==> flow/design.v <==
`timescale 1ns / 1ps
module cpu_hazard(input wire clk,
           input wire rst,
           input wire enable,
           input wire start,
           output wire d_we,
           output wire [7:0] i_addr,
           output wire [7:0] d_addr,
           input  wire [15:0] i_datain,
           input  wire [15:0] d_datain,
           output wire [15:0] d_dataout,
           output wire busy
    );
    reg [7:0] pc;
    assign i_addr = pc;
    function automatic wr_reg(input [4:0] op);
      wr_reg = (op == 5'b00010) || (op == 5'b01000) || (op == 5'b10001) || (op == 5'b01010) || (op == 5'b10010)
            || (op == 5'b10000) || (op == 5'b01001) || (op == 5'b01011) || (op == 5'b01101) || (op == 5'b01110)
            || (op == 5'b01111)  || (op == 5'b00100)  || (op == 5'b00101)  || (op == 5'b00110) || (op == 5'b00111);
    endfunction
    function automatic rd_r1(input [4:0] op);
      rd_r1 = (op == 5'b00011) || (op == 5'b00010) || (op == 5'b01000) || (op == 5'b10001) || (op == 5'b01010)
           || (op == 5'b10010) || (op == 5'b01100) || (op == 5'b01101) || (op == 5'b01110) || (op == 5'b01111)
           || (op == 5'b00100) || (op == 5'b00110) || (op == 5'b00101) || (op == 5'b00111);
    endfunction
    function automatic rd_r2(input [4:0] op);
      rd_r2 = (op == 5'b01000) || (op == 5'b10001) || (op == 5'b01010) || (op == 5'b10010) || (op == 5'b01100)
           || (op == 5'b01101) || (op == 5'b01110) || (op == 5'b01111);
    endfunction
    function automatic rd_r0(input [4:0] op);
      rd_r0 = (op == 5'b10000) || (op == 5'b01011) || (op == 5'b01001) || (op == 5'b11001) || (op == 5'b11010)
           || (op == 5'b11011) || (op == 5'b11100) || (op == 5'b11101) || (op == 5'b11110) || (op == 5'b11111)
           || (op == 5'b00011);
    endfunction
    function automatic set_flags(input [4:0] op);
      set_flags = (op == 5'b01100) || (op == 5'b01000) || (op == 5'b01001) || (op == 5'b10001) || (op == 5'b01010)
               || (op == 5'b01011) || (op == 5'b10010) || (op == 5'b10000);
    endfunction
    reg state;
    reg next_state;
    reg [15:0] wb_ir;
    reg [15:0] id_ir;
    reg [15:0] ex_ir;
    reg [15:0] mem_ir;
    reg [15:0] reg_A;
    reg [15:0] reg_B;
    reg [15:0] smdr;
    reg [15:0] smdr1;
    reg [15:0] reg_C;
    reg [15:0] reg_C1;
    reg [15:0] gr [0:7];
    reg [15:0] ALUo;
    reg alu_cf;
    reg cf, nf, zf;
    reg dw;
    assign busy = state;
    always @(posedge clk or negedge rst)
    begin
      if (!rst) state <= 1'b0;
      else state <= next_state;
    end
    always @(*)
    begin
      case (state)
        1'b0: if (enable == 1 && start == 1) next_state = 1'b1;
               else next_state = 1'b0;
        default: if (enable == 0 || wb_ir[15:11] == 5'b00001) next_state = 1'b0;
               else next_state = 1'b1;
      endcase
    end
    wire branch_taken = ((ex_ir[15:11] == 5'b11010) && (zf == 1)) || ((ex_ir[15:11] == 5'b11100) && (nf == 1))
                     || ((ex_ir[15:11] == 5'b11011) && (zf == 0)) || ((ex_ir[15:11] == 5'b11101) && (nf == 0))
                     || ((ex_ir[15:11] == 5'b11110) && (cf == 1)) || ((ex_ir[15:11] == 5'b11111) && (cf == 0))
                     || (ex_ir[15:11] == 5'b11001);
    wire [4:0] if_op = i_datain[15:11];
    wire load_use = (id_ir[15:11] == 5'b00010) &&
                    ((rd_r1(if_op) && id_ir[10:8] == i_datain[6:4]) ||
                     (rd_r2(if_op) && id_ir[10:8] == i_datain[2:0]) ||
                     (rd_r0(if_op) && id_ir[10:8] == i_datain[10:8]));
    always @(posedge clk or negedge rst)
    begin
      if (!rst)
      begin
        id_ir <= 16'b0;
        pc <= 8'b0;
      end
      else if (state == 1'b1)
      begin
        if (branch_taken)
        begin
          pc <= ALUo[7:0];
          id_ir <= 16'b0;
        end
        else if (id_ir[15:11] == 5'b11000)
        begin
          pc <= id_ir[7:0];
          id_ir <= 16'b0;
        end
        else if (load_use)
        begin
          pc <= pc;
          id_ir <= 16'b0;
        end
        else
        begin
          pc <= pc + 1;
          id_ir <= i_datain;
        end
      end
    end
    function automatic [15:0] fwd(input [2:0] r);
      if (wr_reg(ex_ir[15:11]) && ex_ir[15:11] != 5'b00010 && ex_ir[10:8] == r)
        fwd = ALUo;
      else if (wr_reg(mem_ir[15:11]) && mem_ir[10:8] == r)
        fwd = (mem_ir[15:11] == 5'b00010) ? d_datain : reg_C;
      else if (wr_reg(wb_ir[15:11]) && wb_ir[10:8] == r)
        fwd = reg_C1;
      else
        fwd = gr[r];
    endfunction
    wire [4:0] id_op = id_ir[15:11];
    always @(posedge clk or negedge rst)
    begin
      if (!rst)
      begin
        ex_ir <= 0;
        reg_A <= 0;
        reg_B <= 0;
        smdr <= 0;
      end
      else if (state == 1'b1)
      begin
        if (branch_taken)
        begin
          ex_ir <= 16'b0;
          reg_A <= 16'b0;
          reg_B <= 16'b0;
        end
        else
        begin
          ex_ir <= id_ir;
          if (rd_r0(id_op) && id_op != 5'b00011)
            reg_A <= fwd(id_ir[10:8]);
          else if (rd_r1(id_op))
            reg_A <= fwd(id_ir[6:4]);
          if (id_op == 5'b00010 || id_op == 5'b00011 || id_op == 5'b00100 || id_op == 5'b00110
              || id_op == 5'b00101 || id_op == 5'b00111)
            reg_B <= {12'b0, id_ir[3:0]};
          else if (id_op == 5'b10000)
            reg_B <= {id_ir[7:0], 8'b0};
          else if (rd_r0(id_op))
            reg_B <= {8'b0, id_ir[7:0]};
          else if (rd_r2(id_op))
            reg_B <= fwd(id_ir[2:0]);
        end
        if (id_op == 5'b00011)
          smdr <= fwd(id_ir[10:8]);
      end
    end
    always @(*)
    begin
      alu_cf = cf;
      ALUo = reg_A + reg_B;
      case (ex_ir[15:11])
        5'b01000, 5'b01001, 5'b10000: {alu_cf, ALUo} = {1'b0, reg_A} + {1'b0, reg_B};
        5'b10001:              {alu_cf, ALUo} = {1'b0, reg_A} + {1'b0, reg_B} + {16'b0, cf};
        5'b01010, 5'b01011, 5'b01100:  {alu_cf, ALUo} = {1'b0, reg_A} - {1'b0, reg_B};
        5'b10010:              {alu_cf, ALUo} = {1'b0, reg_A} - {1'b0, reg_B} - {16'b0, cf};
        5'b01101:               ALUo = reg_A & reg_B;
        5'b01110:                ALUo = reg_A | reg_B;
        5'b01111:               ALUo = reg_A ^ reg_B;
        5'b00100, 5'b00101:         ALUo = reg_A << reg_B[3:0];
        5'b00110:               ALUo = reg_A >> reg_B[3:0];
        5'b00111:               ALUo = $signed(reg_A) >>> reg_B[3:0];
        default:            ALUo = reg_A + reg_B;
      endcase
    end
    always @(posedge clk or negedge rst)
    begin
      if (!rst)
      begin
        mem_ir <= 0;
        reg_C <= 0;
        zf <= 0;
        nf <= 0;
        cf <= 0;
        dw <= 0;
        smdr1 <= 0;
      end
      else if (state == 1'b1)
      begin
        mem_ir <= ex_ir;
        reg_C <= ALUo;
        smdr1 <= smdr;
        if (set_flags(ex_ir[15:11]))
        begin
          zf <= (ALUo == 0);
          nf <= ALUo[15];
          cf <= alu_cf;
        end
        dw <= (ex_ir[15:11] == 5'b00011);
      end
    end
    assign d_addr = reg_C[7:0];
    assign d_dataout = smdr1;
    assign d_we = dw;
    always @(posedge clk or negedge rst)
    begin
      if (!rst)
      begin
        wb_ir <= 0;
        reg_C1 <= 0;
      end
      else if (state == 1'b1)
      begin
        wb_ir <= mem_ir;
        if (mem_ir[15:11] == 5'b00010)
          reg_C1 <= d_datain;
        else
          reg_C1 <= reg_C;
      end
    end
    integer k;
    always @(posedge clk or negedge rst)
    begin
      if (!rst)
      begin
        for (k = 0; k < 8; k = k + 1) gr[k] <= 16'b0;
      end
      else if (state == 1'b1)
      begin
        if (wr_reg(wb_ir[15:11]))
          gr[wb_ir[10:8]] <= reg_C1;
      end
    end
endmodule
# ---- From RTL to reports: cpu_hazard
# What the tools print for cpu_hazard, step after step.
# Line numbers count from 1 in the design file above.
# Operators carry their Yosys type and port widths (W data, S select, Z words).
# Cell names lack the library's common part.
# A cell with -- has no value.
dict set report setup {
  top_module {cpu_hazard}
  clk_port {clk}
  library {sky130hd}
  corner {tt_025C_1v80}
}

# ---- Elaborated design
# Yosys after proc, flatten, opt, wreduce and memory -nomap, before mapping. Print and check cells are not counted.
dict set report classes {
  n_addsub 6
  multipliers 0
  n_div 0
  compare 0
  equal 147
  n_shift 3
  muxes 33
  bitwise 7
  reduce_and_logical 169
}
# operator n
set op_table {}
lappend op_table {{$pmux W16 S8} 3}
lappend op_table {{$mux W16} 22}
lappend op_table {{$eq A5 B4 Y1 const B} 38}
lappend op_table {{$eq A5 B5 Y1 const B} 37}
lappend op_table {{$pmux W16 S10} 1}
lappend op_table {{$logic_or A1 B1 Y1} 122}
lappend op_table {{$eq A5 B3 Y1 const B} 20}
lappend op_table {{$eq A3 B3 Y1 const B} 16}
lappend op_table {{$eq A5 B2 Y1 const B} 8}
lappend op_table {{$eq A3 B3 Y1} 12}
lappend op_table {{$reduce_and A3 Y1} 9}
lappend op_table {{$eq A3 B2 Y1 const B} 8}
lappend op_table {{$mux W8} 3}
lappend op_table {{$logic_and A1 B1 Y1} 22}
lappend op_table {{$add A16 B16 Y17} 1}
lappend op_table {{$sub A16 B16 Y17} 1}
lappend op_table {{$add A17 B1 Y17} 1}
lappend op_table {{$sub A17 B1 Y17} 1}
lappend op_table {{$add A16 B16 Y16} 1}
lappend op_table {{$and A16 B16 Y16} 1}
lappend op_table {{$or A16 B16 Y16} 1}
lappend op_table {{$xor A16 B16 Y16} 1}
lappend op_table {{$shl A16 B4 Y16} 1}
lappend op_table {{$shr A16 B4 Y16} 1}
lappend op_table {{$sshr A16 B4 Y16} 1}
lappend op_table {{$logic_not A16 Y1} 1}
lappend op_table {{$eq A3 B1 Y1 const B} 4}
lappend op_table {{$logic_not A3 Y1} 4}
# Other operator kinds: 13; their cells: 24.
dict set report word_totals {
  ff_bits 301
  latch_bits 0
  mem_bits_rw 0
  romBits 0
  clocked_rd_ports_x_width 0
  n_memories 0
  inputBits 36
  output_inout_bits 34
  elab_cells 389
}

# ---- Longest topological paths
# Depth = most cells in a row (Yosys ltp): at word level without a register or memory, in the mapped netlist without a sequential cell, where the memories' decode and read muxes count.
dict set report logic_depth {
  word_depth 24
  abc_area 0
  depth_mapped 16
  depth_no_buf 15
}

# ---- Netlist
# Source: synth_stat.txt of the flow (Yosys; design flattened, memories mapped). It holds for the ABC_AREA given above (unset counts as 0); a run with the other value may have another netlist.
# cell n type_area_um2
set by_type {}
lappend by_type {dfrtp_1 277 6.93E+03}
lappend by_type {mux2_2 189 2.13E+03}
lappend by_type {mux2i_1 127 1.27E+03}
lappend by_type {o21ai_0 200 1000.96}
lappend by_type {mux4_2 40 900.864}
lappend by_type {a21oi_1 177 885.85}
lappend by_type {nor2_1 223 837.053}
lappend by_type {nand2_1 186 698.17}
lappend by_type {ha_1 54 675.648}
lappend by_type {clkbuf_1 139 521.75}
lappend by_type {xnor2_1 39 341.578}
lappend by_type {inv_1 90 337.824}
lappend by_type {nand3_1 66 330.317}
lappend by_type {xor2_1 35 306.544}
lappend by_type {a22oi_1 39 292.781}
lappend by_type {o211ai_1 39 292.781}
lappend by_type {nor2b_1 39 243.984}
lappend by_type {o22ai_1 36 225.216}
# Not listed: further types 93, cells in them 505.
dict set report mapped {
  cells 2500
  yosys_area_mm2 0.0221713
  seq_area_mm2 0.0069316
  flip_flops 277
  buffers 204
}

# ---- Worst setup path after synthesis
# Path of least setup slack by OpenSTA after synthesis, without wires, with an ideal clock, recovery checks aside; 20% of the period is set as input and as output delay. Where synthesis merged equal registers, the netlist keeps one of their names.
dict set report synth_path {
  path_kind {reg-to-reg}
  from {register reg_B[2]}
  to {register reg_A[12]}
  period_ns 6.0
  setup_ns 0.122
  t_first_pin_ns 0.000
  arrival_time_ns 3.982
  required_ns 5.878
  path_slack_ns 1.896
  path_delay_ns 4.104
  stages 16
  path_buffers 3
  synth_period_reached_ns 4.104
}
# "path_delay_ns" = arrival - input delay + setup time.
# "stages": output pins that drive a net of the path, with the launching flip-flop's if there is one; two outputs of one cell count as two.
# "synth_period_reached_ns" is the clock period less the worst setup slack; recovery checks do not enter. This is arithmetic on one report: input and output delays are still those of the set period (20% each).
# Between the ends stands the longest chain of elaborated cells between them, by number of cells; it is not shown to be the way that was timed. Of several equally long chains one is given.
# Each line given opens the expression or statement behind the cell; cells for indexed reads and writes are added by Yosys, which also makes memories of some case tables.
# At most two assigning lines are given for a register; there are more.
dict set report synth_via {
  cell_sequence {dfrtp_1 > inv_1 > clkbuf_1 > clkbuf_1 > ha_1 > buf_6 > a211oi_2 > nor2_1 > or4_1 > nor4b_2 > nand4_1 > nor2_1 > xor2_1 > a211oi_1 > nand2_1 > a32o_1}
  elab_chain_cells 7
  cells_between 14
  cone_classes {add/sub (5); shift (3); mux (6)}
}
# element line
set synth_rtl {}
lappend synth_rtl {{start, declared} 46} ;# reg [15:0] reg_B;
lappend synth_rtl {{start, assigned} 148} ;# reg_B <= {12'b0, id_ir[3:0]};
lappend synth_rtl {{start, assigned} 150} ;# reg_B <= {id_ir[7:0], 8'b0};
lappend synth_rtl {{$sub A16 B16 Y17} 168} ;# 5'b10010:              {alu_cf, ALUo} = {1'b0, reg_A} - {1'b0, reg_B} - {16'b0, cf};
lappend synth_rtl {{$sub A17 B1 Y17} 168}
lappend synth_rtl {{$pmux W16 S10} 164} ;# case (ex_ir[15:11])
lappend synth_rtl {{$mux W16} 112} ;# if (wr_reg(ex_ir[15:11]) && ex_ir[15:11] != 5'b00010 && ex_ir[10:8] == r)
lappend synth_rtl {{$mux W16} 144} ;# else if (rd_r1(id_op))
lappend synth_rtl {{$mux W16} 142} ;# if (rd_r0(id_op) && id_op != 5'b00011)
lappend synth_rtl {{$mux W16} 133} ;# if (branch_taken)
lappend synth_rtl {{end, assigned} 143} ;# reg_A <= fwd(id_ir[10:8]);
lappend synth_rtl {{end, assigned} 145} ;# reg_A <= fwd(id_ir[6:4]);
lappend synth_rtl {{end, declared} 45} ;# reg [15:0] reg_A;

# ---- Worst path after layout
# From the final timing report of run 1: the path of least setup slack in the routed layout; clock arrival at registers is part of the times.
dict set report layout_path {
  path_kind {reg-to-reg}
  from {register reg_A[0]}
  to {register reg_A[15]}
  period_ns 3.46
  setup_ns 0.06
  t_first_pin_ns 0.58
  arrival_time_ns 4.20
  required_ns 3.98
  path_slack_ns -0.21
  stages 14
  path_buffers 1
}
# At most two assigning lines are given for a register; there are more.
dict set report layout_via {
  cell_sequence {dfrtp_2 > ha_4 > fa_2 > a211oi_4 > buf_6 > o2111ai_4 > nor4b_4 > o2111a_2 > nand4_4 > or4_4 > and3_4 > o311a_4 > a221oi_2 > a22o_1}
}
# element line
set layout_rtl {}
lappend layout_rtl {{start, declared} 45} ;# reg [15:0] reg_A;
lappend layout_rtl {{start, assigned} 143} ;# reg_A <= fwd(id_ir[10:8]);
lappend layout_rtl {{start, assigned} 145} ;# reg_A <= fwd(id_ir[6:4]);
lappend layout_rtl {{end, assigned} 143}
lappend layout_rtl {{end, assigned} 145}
lappend layout_rtl {{end, declared} 45}
# Chain of elaborated cells between the ends: none given.

# cpu_hazard through Yosys and OpenROAD on sky130hd: 4 stored runs, unordered, with their settings and measured results. The constraints put input and output delay at 20% of the set period each and load the outputs with 0.01 pF.
# "achievedPeriod_ns" means the clock period less the worst setup slack. The figure is calculated, with input and output delays left at 20% of the set period.
# "worst_path_allowed_less_slack_ns" is the time allowed to the run's worst setup path (the clock period less input and output delay, where it has them) less its slack. Clock arrival times count: a late capture clock shortens it, a late launch clock lengthens it.
# By "power_uw" is meant OpenSTA's value without simulated activity: inputs other than the clock are taken to toggle once in ten clock periods, and the tool carries that through the logic.
run="run 1" settings CAP_MARGIN=25 CORE_UTILIZATION=28 CTS_CLUSTER_SIZE=54 HOLD_SLACK_MARGIN=0.1 PLACE_DENSITY=0.77 SETUP_SLACK_MARGIN=0.88 SLEW_MARGIN=5 period_ns=3.46 CORE_MARGIN=2
run="run 1" results die_area_mm2=0.0814503 achievedPeriod_ns=3.672 stdcell_area_mm2=0.0295133 power_uw=37204 finalUtil_frac=0.375 synth_chip_area_mm2=0.0221713 timing.setup.tns_ns=-2.563 timing.setup.ws_ns=-0.212 worst_path_allowed_less_slack_ns=3.67 worst_path_kind="reg-to-reg"
run="run 2" settings ABC_AREA=1 CAP_MARGIN=0 CORE_UTILIZATION=34 CTS_CLUSTER_DIAMETER=236 PLACE_DENSITY=0.86 SLEW_MARGIN=40 period_ns=5.09 CORE_MARGIN=2
run="run 2" results die_area_mm2=0.0648746 achievedPeriod_ns=3.980 stdcell_area_mm2=0.0237515 power_uw=16179 finalUtil_frac=0.383 synth_chip_area_mm2=0.0213705 timing.setup.tns_ns=0.000 timing.setup.ws_ns=1.110 worst_path_allowed_less_slack_ns=3.98 worst_path_kind="reg-to-reg"
run="run 3" settings CAP_MARGIN=10 CELL_PAD_IN_SITES_DETAIL_PLACEMENT=2 CORE_ASPECT_RATIO=0.88 CORE_UTILIZATION=18 CTS_CLUSTER_DIAMETER=285 CTS_CLUSTER_SIZE=99 MIN_ROUTING_LAYER="met1" PLACE_DENSITY=0.42 SLEW_MARGIN=10 period_ns=4.66 CORE_MARGIN=2
run="run 3" results die_area_mm2=0.126003 achievedPeriod_ns=4.436 stdcell_area_mm2=0.0254657 power_uw=21657 finalUtil_frac=0.209 synth_chip_area_mm2=0.0221713 timing.setup.tns_ns=0.000 timing.setup.ws_ns=0.224 worst_path_allowed_less_slack_ns=4.44 worst_path_kind="reg-to-reg"
run="run 4" settings ABC_AREA=1 CAP_MARGIN=25 CORE_MARGIN=8 CTS_CLUSTER_SIZE=39 GPL_ROUTABILITY_DRIVEN=0 MAX_ROUTING_LAYER="met4" SETUP_SLACK_MARGIN=1.43 period_ns=6.0 CORE_UTILIZATION=40 SLEW_MARGIN=20
run="run 4" results die_area_mm2=0.0610782 achievedPeriod_ns=4.028 stdcell_area_mm2=0.0235413 power_uw=13675 finalUtil_frac=0.447 synth_chip_area_mm2=0.0213705 timing.setup.tns_ns=0.000 timing.setup.ws_ns=1.972 worst_path_allowed_less_slack_ns=4.03 worst_path_kind="reg-to-reg"
